==> flow/design.v <==
module SP_wocg(
	clk,
	rst_n,
	in_valid,
	in_data,
	in_mode,
	out_valid,
	out_data
);
input clk, rst_n, in_valid;
input [2:0] in_mode;
input [8:0] in_data;
output reg out_valid;
output reg [8:0] out_data;
genvar idx;
integer i;
localparam IDLE = 4'b0000;
localparam INV  = 4'b0001;
localparam MUL  = 4'b0010;
localparam SORT = 4'b0100;
localparam SUM  = 4'b1000;
reg [3:0] cur_state,next_state;
reg [4:0] cnt;
reg [2:0] cnt_data;
reg [8:0] data_temp;
reg [10:0] data_sum [0:5]; 
reg [2:0] mode_r;
wire idle_state = cur_state == IDLE;
wire inv_in_valid  = cur_state[0] && cnt < 6;
wire mul_in_valid  = cur_state[1] && cnt < 6;
wire sort_in_valid = cur_state[2] && cnt < 6;
wire sum_in_valid  = cur_state[3] && cnt < 6;
wire inv_out_valid,mul_out_valid,sort_out_valid;
wire [8:0] inv_out_data,mul_out_data,sort_out_data;
wire [8:0] sum_mod_out_w;   
wire inv_done  = cur_state[0] && cnt == 'd18;
wire mul_done  = cur_state[1] && cnt == 'd12;
wire sort_done = cur_state[2] && cnt == 'd11;
reg  sum_done ;
wire mode0_cnt_flag = cur_state[3] && mode_r == 'd0 && cnt == 'd5;
always @(posedge clk or negedge rst_n) begin
	if (!rst_n) begin
		cur_state <= IDLE;
	end
	else begin
		cur_state <= next_state;
	end
end
always @(*) begin
	case(cur_state)
		IDLE : next_state = in_valid  ? in_mode[0] ? INV : in_mode[1] ? MUL : in_mode[2] ? SORT : SUM : IDLE;
		INV  : next_state = inv_done  ? mode_r[1] ? MUL : mode_r[2] ? SORT : SUM : INV;
		MUL  : next_state = mul_done  ? mode_r[2] ? SORT : SUM : MUL;
		SORT : next_state = sort_done ? SUM : SORT;
		SUM  : next_state = sum_done  ? IDLE : SUM;
		default : next_state = IDLE;
	endcase
end
always @(*) begin 
	if(cur_state[3]) begin
		if(mode_r == 'd0) sum_done = cnt == 'd12;
		else sum_done = cnt == 'd7;
	end
	else sum_done = 0;
end
always @(posedge clk or negedge rst_n) begin
	if (!rst_n) begin
		cnt <= 'd0;
	end
	else begin
		if(idle_state) cnt <= 'd0;
		else if(inv_done | mul_done | sort_done) cnt <= 'd0;
		else cnt <= cnt + 'd1;
	end
end
always @(posedge clk or negedge rst_n) begin
	if (!rst_n) begin
		cnt_data <= 'd0;
	end
	else begin
		if(inv_in_valid)  cnt_data <= cnt_data + 'd1;
		else if(mul_in_valid)  cnt_data <= cnt_data + 'd1;
		else if(sort_in_valid) cnt_data <= cnt_data + 'd1;
		else if(mode0_cnt_flag) cnt_data <= 'd1;
		else if(cur_state[3])  cnt_data <= cnt_data + 'd1;
		else if(inv_done | mul_done | sort_done | sum_done) cnt_data <= 'd0;
	end
end
always @(posedge clk or negedge rst_n) begin
	if (!rst_n) begin
		mode_r <= 'd0;
	end
	else if(in_valid && idle_state)begin
		mode_r <= in_mode;
	end
end
always @(posedge clk or negedge rst_n) begin
	if (!rst_n) begin
		data_temp <= 'd0;
	end
	else begin
		if(in_valid) data_temp <= in_data;
		else if(inv_out_valid)  data_temp <= inv_out_data;
		else if(mul_out_valid)  data_temp <= mul_out_data;
		else if(sort_out_valid) data_temp <= sort_out_data;
	end
end
always @(posedge clk or negedge rst_n) begin
	if (!rst_n) begin
		for(i=0;i<6;i=i+1) begin
			data_sum[i] <= 'd0;
		end
	end
	else begin
		if(inv_in_valid) begin
			data_sum[cnt_data] <= data_sum[cnt_data] + data_temp;   
		end
		else if(mul_in_valid)  begin 
			if(mode_r[0]) data_sum[cnt_data] <= data_sum[cnt_data] + data_temp;   
			else data_sum[cnt_data] <= data_sum[cnt_data] + (data_temp << 1);   
		end
		else if(sort_in_valid) begin
			if(mode_r[1:0] == 'd0) data_sum[cnt_data] <= (data_sum[cnt_data] + data_temp) + (data_temp << 1);   
			else if(mode_r[1]) data_sum[cnt_data] <= data_sum[cnt_data] + data_temp;  
			else data_sum[cnt_data] <= data_sum[cnt_data] + (data_temp << 1);  
		end
		else if(sum_in_valid)  begin
			if(mode_r[2:0] == 'd0) data_sum[cnt_data] <= data_sum[cnt_data] + (data_temp << 2);   
			else if(mode_r[2]) data_sum[cnt_data] <= data_sum[cnt_data] + data_temp;  
			else if(mode_r[1]) data_sum[cnt_data] <= data_sum[cnt_data] + (data_temp << 1);  
			else data_sum[cnt_data] <= (data_sum[cnt_data] + data_temp) + (data_temp << 1);  
		end
		else if(idle_state) begin
			for(i=0;i<6;i=i+1) begin
				data_sum[i] <= 'd0;
			end
		end
	end
end
always @(posedge clk or negedge rst_n) begin
	if (!rst_n) begin
		out_data <= 'd0;
	end
	else begin
		if(sum_done) out_data <= 'd0;
		else if(cur_state[3]) begin 
			if(mode_r == 'd0) out_data <= cnt > 'd5 ? sum_mod_out_w : 'd0;
			else out_data <= cnt > 'd0 ? sum_mod_out_w : 'd0;
		end
	end
end
always @(posedge clk or negedge rst_n) begin
	if (!rst_n) begin
		out_valid <= 0;
	end
	else begin
		if(sum_done) out_valid <= 0;
		else if(cur_state[3]) begin 
			if(mode_r == 'd0) out_valid <= cnt > 'd5 ? 1 : 0;
			else out_valid <= cnt > 'd0 ? 1 : 0;
		end
	end
end
Modular_Inv Inv_inst (.clk(clk),.rst_n(rst_n),.in_valid(inv_in_valid),.in_data(data_temp),.out_valid(inv_out_valid) ,.out_data(inv_out_data));
Modular_Mul Mul_inst (.clk(clk),.rst_n(rst_n),.in_valid(mul_in_valid),.in_data(data_temp),.out_valid(mul_out_valid) ,.out_data(mul_out_data));
Sort      Sort_inst (.clk(clk),.rst_n(rst_n),.in_valid(sort_in_valid),.in_data(data_temp),.out_valid(sort_out_valid),.out_data(sort_out_data));
Modular_509 U_inst_C(.in_data({7'd0,data_sum[cnt_data - 1]}),.out_data(sum_mod_out_w));
endmodule
module Modular_509(in_data,out_data);
parameter BIAS = 9'd509;
input [17:0] in_data;
output reg [8:0] out_data;
wire  [10:0] tmp = (in_data[8:0] + in_data[17:9]) + (in_data[17:9] << 1);
wire  [10:0] tmp_bias_509  = tmp - BIAS;
wire  [10:0] tmp_bias_1018 = tmp - (BIAS<<1);
wire  [10:0] tmp_bias_1527 = tmp - (BIAS<<1) - BIAS;
wire  [10:0] tmp_bias_2036 = tmp - (BIAS<<2);
always @(*) begin
	if(tmp < BIAS) out_data = tmp;
	else if(tmp_bias_509  < BIAS) out_data = tmp_bias_509 ;
	else if(tmp_bias_1018 < BIAS) out_data = tmp_bias_1018;
	else if(tmp_bias_1527 < BIAS) out_data = tmp_bias_1527;
	else out_data = tmp_bias_2036;
end
endmodule
module Modular_Inv(clk,rst_n,in_valid,in_data,out_valid,out_data);
input  [8:0] in_data;
input  clk,rst_n,in_valid;
output out_valid;
output [8:0] out_data;
localparam IDLE = 2'b00;
localparam CAL  = 2'b01;
localparam OUT  = 2'b10;
reg [1:0] cur_state,next_state;
reg [5:0] st_end_flag_r;
reg pulse;
reg [3:0] cnt;
reg [17:0] data_A_r[0:5],data_B_r[0:5];
wire cal_done = cnt == 'd12;
wire out_done = cnt == 'd5 && cur_state[1];
reg  [5:0] stall_flag_r;
wire  [8:0] modA_out_w[0:2];
wire  [8:0] modB_out_w[0:2];
reg  [17:0] modA_in_w [0:2];
reg  [17:0] modB_in_w [0:2];
wire [17:0] mulA_out_w[0:2];
wire [17:0] mulB_out_w[0:2];
reg   [8:0] mulA_in_w [0:2];
reg   [8:0] mulB_in_w [0:2];
genvar idx;
integer i;
assign out_valid = cur_state[1];
assign out_data = out_valid ? data_A_r[cnt] : 'd0;
always @(posedge clk or negedge rst_n) begin
	if (!rst_n) begin
		cur_state <= IDLE;
	end
	else begin
		cur_state <= next_state;
	end
end
always @(*) begin
	case(cur_state)
		IDLE:next_state = in_valid ? CAL : IDLE;
		CAL :next_state = cal_done ? OUT : CAL ;
		OUT :next_state = out_done ? IDLE: OUT ;
		default: next_state = IDLE;
	endcase
end
generate
	for(idx=0;idx<3;idx=idx+1) begin
		Modular_509 U_inst_A(.in_data(modA_in_w[idx]),.out_data(modA_out_w[idx]));
		Modular_509 U_inst_B(.in_data(modB_in_w[idx]),.out_data(modB_out_w[idx]));
	end
endgenerate
generate
	for(idx=0;idx<3;idx=idx+1) begin
		assign mulA_out_w[idx] =  mulA_in_w[idx] * mulB_in_w[idx];
		assign mulB_out_w[idx] =  mulB_in_w[idx] * mulB_in_w[idx];
	end
endgenerate
always @(*) begin 
	for(i=0;i<3;i=i+1) begin
		if(pulse)
			mulA_in_w[i] = data_A_r[2*i];
		else
			mulA_in_w[i] = data_A_r[2*i+1];
	end
end
always @(*) begin 
	for(i=0;i<3;i=i+1) begin
		if(pulse)
			mulB_in_w[i] = data_B_r[2*i];
		else
			mulB_in_w[i] = data_B_r[2*i+1];
	end
end
always @(*) begin 
	for(i=0;i<3;i=i+1) begin
		if(!pulse)
			modA_in_w[i] = data_A_r[2*i];
		else
			modA_in_w[i] = data_A_r[2*i+1];
	end
end
always @(*) begin 
	for(i=0;i<3;i=i+1) begin
		if(!pulse)
			modB_in_w[i] = data_B_r[2*i];
		else
			modB_in_w[i] = data_B_r[2*i+1];
	end
end
always @(posedge clk or negedge rst_n) begin
	if (!rst_n) begin
		cnt <= 'd0;
	end
	else begin
		if(in_valid) cnt <= cnt + 'd1;
		else if(cal_done | out_done) cnt <= 'd0;
		else if(cur_state[1]) cnt <= cnt + 'd1;
		else if(pulse) cnt <= cnt + 'd1;
	end
end
always @(posedge clk or negedge rst_n) begin
	if (!rst_n) begin
		stall_flag_r <= 'd0;
	end
	else begin
		if(cnt == 'd3 && cur_state[0]) stall_flag_r <= 6'b000001;
		else if(cnt == 'd4 && cur_state[0]) stall_flag_r <= 6'b000011;
		else stall_flag_r <= stall_flag_r << 1;
	end
end
always @(posedge clk or negedge rst_n) begin
	if (!rst_n) begin
		pulse <= 0;
	end
	else begin
		if(out_done) pulse <= 0;
		else if(cur_state[0] | cur_state[1]) pulse <= ~pulse;
	end
end
always @(posedge clk or negedge rst_n) begin
	if (!rst_n) begin
		st_end_flag_r <= 'd0;
	end
	else begin
		if(in_valid) st_end_flag_r[cnt] <= 1;
		else if(cur_state[1]) st_end_flag_r[cnt] <= 0;
	end
end
always @(posedge clk or negedge rst_n) begin
	if (!rst_n) begin
		for(i=0;i<6;i=i+1) begin
			data_A_r[i] <= 'd0;
		end
	end
	else begin
		for(i=0;i<6;i=i+2) begin  
			if(in_valid && cnt == i)  data_A_r[i] <= in_data;
			else if(stall_flag_r[i])  data_A_r[i] <= data_A_r[i];
			else if(st_end_flag_r[i]) data_A_r[i] <= !pulse ? modA_out_w[i>>1] : mulA_out_w[i>>1];
			else data_A_r[i] <= 'd0;
		end
		for(i=1;i<6;i=i+2) begin  
			if(in_valid && cnt == i)  data_A_r[i] <= in_data;
			else if(stall_flag_r[i])  data_A_r[i] <= data_A_r[i];
			else if(st_end_flag_r[i]) data_A_r[i] <= !pulse ? mulA_out_w[i>>1] : modA_out_w[i>>1];
			else data_A_r[i] <= 'd0;
		end
	end
end
always @(posedge clk or negedge rst_n) begin
	if (!rst_n) begin
		for(i=0;i<6;i=i+1) begin
			data_B_r[i] <= 'd0;
		end
	end
	else begin
		for(i=0;i<6;i=i+2) begin  
			if(in_valid && cnt == i) data_B_r[i] <= in_data*in_data;
			else if(st_end_flag_r[i]) data_B_r[i] <= !pulse ? modB_out_w[i>>1] : mulB_out_w[i>>1] ;
			else data_B_r[i] <= 'd0;
		end
		for(i=1;i<6;i=i+2) begin  
			if(in_valid && cnt == i) data_B_r[i] <= in_data*in_data;
			else if(st_end_flag_r[i]) data_B_r[i] <= !pulse ? mulB_out_w[i>>1] : modB_out_w[i>>1];
			else data_B_r[i] <= 'd0;
		end
	end
end
endmodule
module Modular_Mul(clk,rst_n,in_valid,in_data,out_valid,out_data);
input  [8:0] in_data;
input  clk,rst_n,in_valid;
output out_valid;
output [8:0] out_data;
localparam IDLE = 2'b00;
localparam CAL  = 2'b01;
localparam OUT  = 2'b10;
reg [1:0] cur_state,next_state;
reg [3:0] cnt;
reg [8:0] b_r[0:5];
reg [8:0] tmp_mod_r;
reg [8:0] tmp1_r;
reg [8:0] tmp2_r;
reg [8:0] tmp3_r;
reg [8:0] tmp4_r;
reg [17:0] tmp_r;
genvar idx;
integer i;
wire [8:0] mod_out_w;
reg  [8:0] in_mul_A_w,in_mul_B_w;
Modular_509 U_inst_C(.in_data(tmp_r),.out_data(mod_out_w));
assign out_valid = cur_state[1];
assign out_data  = out_valid ? tmp_mod_r : 'd0;
always @(posedge clk or negedge rst_n) begin
	if (!rst_n) begin
		cur_state <= IDLE;
	end
	else begin
		cur_state <= next_state;
	end
end
always @(*) begin
	case(cur_state)
		IDLE:next_state = in_valid ? CAL : IDLE;
		CAL :next_state = cnt == 'd10 ? OUT : CAL ;
		OUT :next_state = cnt == 'd0 ? IDLE: OUT ;
		default: next_state = IDLE;
	endcase
end
always @(*) begin
	if(in_valid) begin
		in_mul_A_w = b_r[0];
	end
	else begin
		case(cnt)
			'd5 :in_mul_A_w = b_r[0];
			'd6 :in_mul_A_w = tmp_mod_r;
			'd7 :in_mul_A_w = tmp2_r;
			'd8 :in_mul_A_w = tmp1_r;
			'd9 :in_mul_A_w = b_r[0];
			'd10:in_mul_A_w = b_r[1];
			'd11:in_mul_A_w = b_r[2];
			'd12:in_mul_A_w = b_r[3];
			'd13:in_mul_A_w = b_r[4];
			'd14:in_mul_A_w = b_r[5];
			default:in_mul_A_w = 'd0;
		endcase
	end
end
always @(*) begin
	if(in_valid) begin
		in_mul_B_w = in_data;
	end
	else begin
		case(cnt)
			'd5 :in_mul_B_w = b_r[5];
			'd6 :in_mul_B_w = tmp4_r;
			'd7 :in_mul_B_w = tmp4_r;
			'd8 :in_mul_B_w = tmp4_r;
			'd9 :in_mul_B_w = tmp_mod_r;
			'd10:in_mul_B_w = tmp_mod_r;
			'd11:in_mul_B_w = tmp3_r;
			'd12:in_mul_B_w = tmp3_r;
			'd13:in_mul_B_w = tmp1_r;
			'd14:in_mul_B_w = tmp2_r;
			default:in_mul_B_w = 'd0;
		endcase
	end
end
always @(posedge clk or negedge rst_n) begin
	if (!rst_n) begin
		cnt <= 'd0;
	end
	else begin
		if(cur_state[0] | cur_state[1]) cnt <= cnt + 'd1; 
		else if(cur_state == IDLE) cnt <= 'd0;
	end
end
always @(posedge clk or negedge rst_n) begin
	if (!rst_n) begin
		for(i=0;i<6;i=i+1) begin
			b_r[i] <= 'd0;
		end
	end
	else begin
		if(in_valid) begin
			for(i=0;i<5;i=i+1) begin
				b_r[0] <= in_data;
				b_r[i+1] <= b_r[i];
			end
		end
	end
end
always @(posedge clk or negedge rst_n) begin
	if (!rst_n) begin
		tmp_r <= 'd0;
	end
	else begin
		tmp_r <= in_mul_A_w * in_mul_B_w;
	end
end
always @(posedge clk or negedge rst_n) begin
	if (!rst_n) begin
		tmp_mod_r <= 'd0;
	end
	else begin
		tmp_mod_r <= mod_out_w;
	end
end
always @(posedge clk or negedge rst_n) begin
	if (!rst_n) begin
		tmp1_r <= 'd0;
	end
	else begin
		tmp1_r <= cur_state[1] ? tmp1_r : tmp_mod_r;
	end
end
always @(posedge clk or negedge rst_n) begin
	if (!rst_n) begin
		tmp2_r <= 'd0;
	end
	else begin
		tmp2_r <= cur_state[1] ? tmp2_r : tmp1_r;
	end
end
always @(posedge clk or negedge rst_n) begin
	if (!rst_n) begin
		tmp3_r <= 'd0;
	end
	else begin
		tmp3_r <= cur_state[1] ? tmp3_r : tmp2_r;
	end
end
always @(posedge clk or negedge rst_n) begin
	if (!rst_n) begin
		tmp4_r <= 'd0;
	end
	else begin
		tmp4_r <= tmp3_r;
	end
end
endmodule
module Sort(clk,rst_n,in_valid,in_data,out_valid,out_data);
input  [8:0] in_data;
input  clk,rst_n,in_valid;
output out_valid;
output [8:0] out_data;
integer i;
reg [8:0] data_r[0:5];
reg [4:0] st_flag_r;
reg [1:0] cur_state,next_state;
localparam IDLE = 2'b00;
localparam RD   = 2'b01;
localparam SORT = 2'b10;
localparam OUT  = 2'b11;
wire sort_done = st_flag_r == 'd1 && cur_state == SORT;
wire rd_done = st_flag_r[0] && cur_state == RD;
wire out_done = st_flag_r == 0 && cur_state == OUT;
assign out_valid = cur_state == OUT;
assign out_data  = out_valid ? data_r[5] : 'd0;
always @(posedge clk or negedge rst_n) begin
	if (!rst_n) begin
		cur_state <= IDLE;
	end
	else begin
		cur_state <= next_state;
	end
end
always @(*) begin
	case(cur_state)
		IDLE:next_state = in_valid  ? RD   : IDLE;
		RD  :next_state = rd_done   ? SORT : RD  ;
		SORT:next_state = sort_done ? OUT  : SORT;
		OUT: next_state = out_done  ? IDLE : OUT ;
		default: next_state = IDLE;
	endcase
end
always @(posedge clk or negedge rst_n) begin
	if (!rst_n) begin
		st_flag_r <= 'd0;
	end
	else if (cur_state == IDLE || sort_done) begin
		st_flag_r <= 'b10000;
	end
	else if(rd_done) begin
		st_flag_r <= 'b10101;
	end
	else begin
		st_flag_r <= st_flag_r >> 1;
	end
end
always @(posedge clk or negedge rst_n) begin
	if (!rst_n) begin
		for(i=0;i<6;i=i+1) begin
			data_r[i] <= 'd0;
		end
	end
	else begin
		if(in_valid) begin
			if(in_data > data_r[0]) begin
				data_r[0] <= in_data;
				data_r[1] <= data_r[0];
				data_r[2] <= data_r[1];
				data_r[3] <= data_r[2];
				data_r[4] <= data_r[3];
				data_r[5] <= data_r[4];
			end
			else begin
				data_r[1] <= in_data;
				data_r[2] <= data_r[1];
				data_r[3] <= data_r[2];
				data_r[4] <= data_r[3];
				data_r[5] <= data_r[4];
			end
		end
		else if(cur_state == SORT && st_flag_r[0]) begin   
      		for(i=1;i<5;i=i+2)
      		begin
      		  data_r[i  ] <= (data_r[i] < data_r[i+1]) ? data_r[i+1] : data_r[i  ];
      		  data_r[i+1] <= (data_r[i] < data_r[i+1]) ? data_r[i  ] : data_r[i+1];
      		end
		end
		else if(cur_state == SORT && !st_flag_r[0]) begin
      		for(i=2;i<5;i=i+2)
      		begin
      		  data_r[i  ] <= (data_r[i] < data_r[i+1]) ? data_r[i+1] : data_r[i  ];
      		  data_r[i+1] <= (data_r[i] < data_r[i+1]) ? data_r[i  ] : data_r[i+1];
      		end
		end
		else if(cur_state == OUT) begin
      		for(i=0;i<5;i=i+1)
      		begin
      		  data_r[i+1] <= data_r[i];
      		end
		end
		else if(cur_state == IDLE) begin
			for(i=0;i<6;i=i+1) begin
				data_r[i] <= 'd0;
			end
		end
	end
end
endmodule
# Step by step through the tools: SP_wocg
# The steps from the RTL of SP_wocg to its reports follow in flow order.
# Line numbers count from 1 in the design file above.
# Cell names lack the library's common part.
# The mark -- stands for no value.
# inputs
design	SP_wocg
clk_port	clk
lib	sky130hd
corner	tt_025C_1v80

# Elaborated design
# Counts by Yosys on the flattened word-level netlist (proc, flatten, opt, wreduce). Print and check cells are left out. Cells with the same type and inputs are merged into one.
# classes
addsub	66
n_mul	8
div	0
n_cmp	40
eq_ne	88
n_shift	2
muxes	355
n_logic	11
reduce_and_logical	66
# op_table
op	count
11-bit two-way mux	165
9-bit by 9-bit multiplier with 18-bit output	8
18-bit two-way mux	48
9-bit two-way mux	84
11-bit by 9-bit less-than comparator with 1-bit output (second input constant)	32
11-bit by 9-bit subtractor with 11-bit output (second input constant)	16
11-bit parallel mux with 6-bit select	2
9-bit parallel mux with 6-bit select	2
11-bit by 10-bit subtractor with 11-bit output (second input constant)	8
9-bit parallel mux with 9-bit select	1
10-bit by 10-bit adder with 11-bit output	7
9-bit subtractor (second input constant)	8
9-bit by 9-bit adder with 10-bit output	7
11-bit by 9-bit adder with 11-bit output	6
4-bit two-way mux	16
11-bit by 10-bit adder with 11-bit output	5
2-bit by 1-bit inequality test with 1-bit output (second input constant)	25
4-bit == test (second input constant)	9
9-bit less-than comparator	4
5-bit AND reduction	7
1-bit logical AND	24
4-bit by 3-bit == test with 1-bit output (second input constant)	6
6-bit two-way mux	4
4-bit parallel mux with 5-bit select	1
5-bit two-way mux	4
2-bit inequality test (second input constant)	9
3-bit by 2-bit == test with 1-bit output (second input constant)	6
3-bit == test (second input constant)	6
# Not listed: further kinds 48, cells in them 116.
# bits
register_bits	519
latch_bits	0
mem_bits_rw	0
mem_bits_ro	0
clocked_rd_ports_x_width	0
n_memories	0
inputBits	15
out_inout_bits	10
word_cells	688

# Logic depth
# Longest topological path by Yosys (ltp), each cell counted once; first at word level (registers and memories cut), then after technology mapping (sequential cells cut; the memories' decode and read muxes count).
# depth
depth_word	19
abc_area	1
mapped_depth	36
depth_no_buf	35

# Mapped cells and area
# The flow's flattened synthesis, as Yosys stat reports it; memories are mapped. The netlist is that of the ABC_AREA named above (0 if unset); the other value can give another one.
# The area totals of this step are shown rounded.
# mapped
cell_count	8443
yosys_area_um2	60000
ff_cells	521
n_buf	205
# by_type
type	count
dfrtp_1	520
fa_1	413
nand2_1	2080
ha_1	536
inv_1	1531
o21ai_0	544
nor2_1	703
nand3_1	394
a21oi_1	361
xor2_1	205
o22ai_1	195
o211ai_1	91
clkbuf_1	174
xnor2_1	64
nand4_1	72
o21bai_1	36
nand2_2	42
o221ai_1	28
# Other cell types: 51; their cells: 454.

# Path before layout
# OpenSTA on the mapped netlist: ideal clock, no wires. The path of least setup slack (recovery checks aside). Input and output delay are each 20% of the period. Register names are those of the netlist, which keeps one name where synthesis merged equal registers.
# synth_timing
path_kind	flip-flop to flip-flop
from	register Mul_inst.cnt
to	register Mul_inst.tmp_r[16]
tclk_ns	8.0
setup_time_ns	0.079
t_arrival_ns	5.964
slack_ns	1.957
delay_ns	6.043
stages	30
path_buffers	0
synth_period_reached_ns	6.043
# "delay_ns" = arrival - input delay + setup time.
# "stages" counts driving pins, that of a launching flip-flop among them; a cell with two outputs on the path counts twice.
# "synth_period_reached_ns" = period - worst setup slack (recovery checks aside). The figure is calculated, with input and output delays left at 20% of the set period.
# An end named without its bit number is one bit of that signal or, where synthesis recoded a state register, one of its new flip-flops.
# At most two assigning lines are given for a register; there are more.
# synth_between
cell_sequence	dfrtp_1 inv_1 ha_1 inv_1 nor3_1 inv_1 nand2_1 nor4_1 nor2_1 a21oi_1 inv_1 nand2_1 fa_1 fa_1 fa_1 fa_1 inv_1 ha_1 a21oi_1 and2_1 inv_1 a21oi_1 o21bai_1 a21o_1 a21oi_1 o21ai_0 a21oi_1 nor2_1 nor2_1 xor2_1
# synth_lines
item	line_no	text
from (decl)	363	reg [3:0] cnt;
from (assign)	436	cnt <= 'd0;
from (assign)	439	if(cur_state[0] | cur_state[1]) cnt <= cnt + 'd1;
to (assign)	460	tmp_r <= 'd0;
to (assign)	463	tmp_r <= in_mul_A_w * in_mul_B_w;
to (decl)	370	reg [17:0] tmp_r;
# Chain of elaborated cells between the ends: none given.

# Path in the finished layout
# From the final timing report of run 1: the path of least setup slack in the routed layout; clock arrival at registers is part of the times.
# layout_timing
path_kind	flip-flop to flip-flop
from	register Mul_inst.cnt
to	register Mul_inst.tmp_r[16]
tclk_ns	9.97
setup_time_ns	0.07
t_arrival_ns	7.73
slack_ns	2.84
stages	30
path_buffers	0
# An end named without its bit number is one bit of that signal or, where synthesis recoded a state register, one of its new flip-flops.
# At most two assigning lines are given for a register; there are more.
# layout_between
cell_sequence	dfrtp_1 inv_1 ha_1 inv_1 nor3_1 inv_1 nand2_1 nor4_1 nor2_1 a21oi_1 inv_1 nand2_1 fa_1 fa_1 fa_1 fa_1 inv_1 ha_1 a21oi_1 and2_1 inv_1 a21oi_1 o21bai_1 a21o_1 a21oi_1 o21ai_0 a21oi_1 nor2_1 nor2_1 xor2_1
# layout_lines
item	line_no	text
from (decl)	363	reg [3:0] cnt;
from (assign)	436	cnt <= 'd0;
from (assign)	439	if(cur_state[0] | cur_state[1]) cnt <= cnt + 'd1;
to (assign)	460	tmp_r <= 'd0;
to (assign)	463	tmp_r <= in_mul_A_w * in_mul_B_w;
to (decl)	370	reg [17:0] tmp_r;
# Chain of elaborated cells between the ends: none given.

Hand-over note for SP_wocg

2 stored runs of SP_wocg in the flow (synthesis by Yosys, layout by OpenROAD, sky130hd cells), in arbitrary order. Constraints: input delay and output delay 20% of the set period each, output load 0.01 pF.
"achieved_period_ns": clock period set for the run, less the worst setup slack. It is reckoned from that one timing run; input and output delays stay at 20% of the period that was set.
Measured values are rounded.

Run 1, flow files:
==> flow/run.sh <==
#!/bin/bash
# the make line also repeats the synthesis and layout settings of config.mk as NAME=value (left out here)
make -C /OpenROAD-flow-scripts/flow DESIGN_CONFIG=/design/flow/config.mk WORK_HOME=/design/flow/orfs CLKGATE_MAP_FILE= finish
==> flow/config.mk <==
export PLATFORM = sky130hd
export DESIGN_NAME = SP_wocg
export DESIGN_NICKNAME = SP_wocg
export VERILOG_FILES = /design/flow/design.v
export SDC_FILE = /design/flow/constraint.sdc
export NUM_CORES = 4
export LEC_CHECK = 0
export ABC_AREA = 1
export CAP_MARGIN = 20
export CORE_MARGIN = 9
export CORE_UTILIZATION = 21
export CTS_CLUSTER_SIZE = 57
export PLACE_DENSITY = 0.67
export SETUP_SLACK_MARGIN = 0.71
export SLEW_MARGIN = 20
export SYNTH_MEMORY_MAX_BITS = 16384
export TNS_END_PERCENT = 5
==> flow/constraint.sdc <==
create_clock -name core_clock -period 9.97 [get_ports {clk}]
set_input_delay 1.9940 -clock core_clock [delete_from_list [all_inputs] [get_ports {clk}]]
set_output_delay 1.9940 -clock core_clock [all_outputs]
set_load 0.01 [all_outputs]

==> results of run 1, as CSV <==
result,value
final_die_area_um2,310000
setup_tns_ns,0.000
final_setup_ws_ns,2.8
final_cell_area_um2,67000
holdWs_ns,0.40
achieved_period_ns,7.135
post_synth_area_um2,60000

Run 2, flow files:
==> flow/run.sh <==
#!/bin/bash
# the make line also repeats the synthesis and layout settings of config.mk as NAME=value (left out here)
make -C /OpenROAD-flow-scripts/flow DESIGN_CONFIG=/design/flow/config.mk WORK_HOME=/design/flow/orfs CLKGATE_MAP_FILE= finish
==> flow/config.mk <==
export PLATFORM = sky130hd
export DESIGN_NAME = SP_wocg
export DESIGN_NICKNAME = SP_wocg
export VERILOG_FILES = /design/flow/design.v
export SDC_FILE = /design/flow/constraint.sdc
export NUM_CORES = 4
export LEC_CHECK = 0
export CAP_MARGIN = 20
export CORE_MARGIN = 5
export CORE_UTILIZATION = 45
export GPL_ROUTABILITY_DRIVEN = 1
export PLACE_DENSITY = 0.67
export SETUP_SLACK_MARGIN = -0.34
export SLEW_MARGIN = 10
export SYNTH_MEMORY_MAX_BITS = 16384
==> flow/constraint.sdc <==
create_clock -name core_clock -period 13.2 [get_ports {clk}]
set_input_delay 2.6400 -clock core_clock [delete_from_list [all_inputs] [get_ports {clk}]]
set_output_delay 2.6400 -clock core_clock [all_outputs]
set_load 0.01 [all_outputs]

==> results of run 2, as CSV <==
result,value
final_die_area_um2,140000
setup_tns_ns,0.000
final_setup_ws_ns,5.4
final_cell_area_um2,64000
holdWs_ns,0.38
achieved_period_ns,7.815
post_synth_area_um2,60000

End of note.
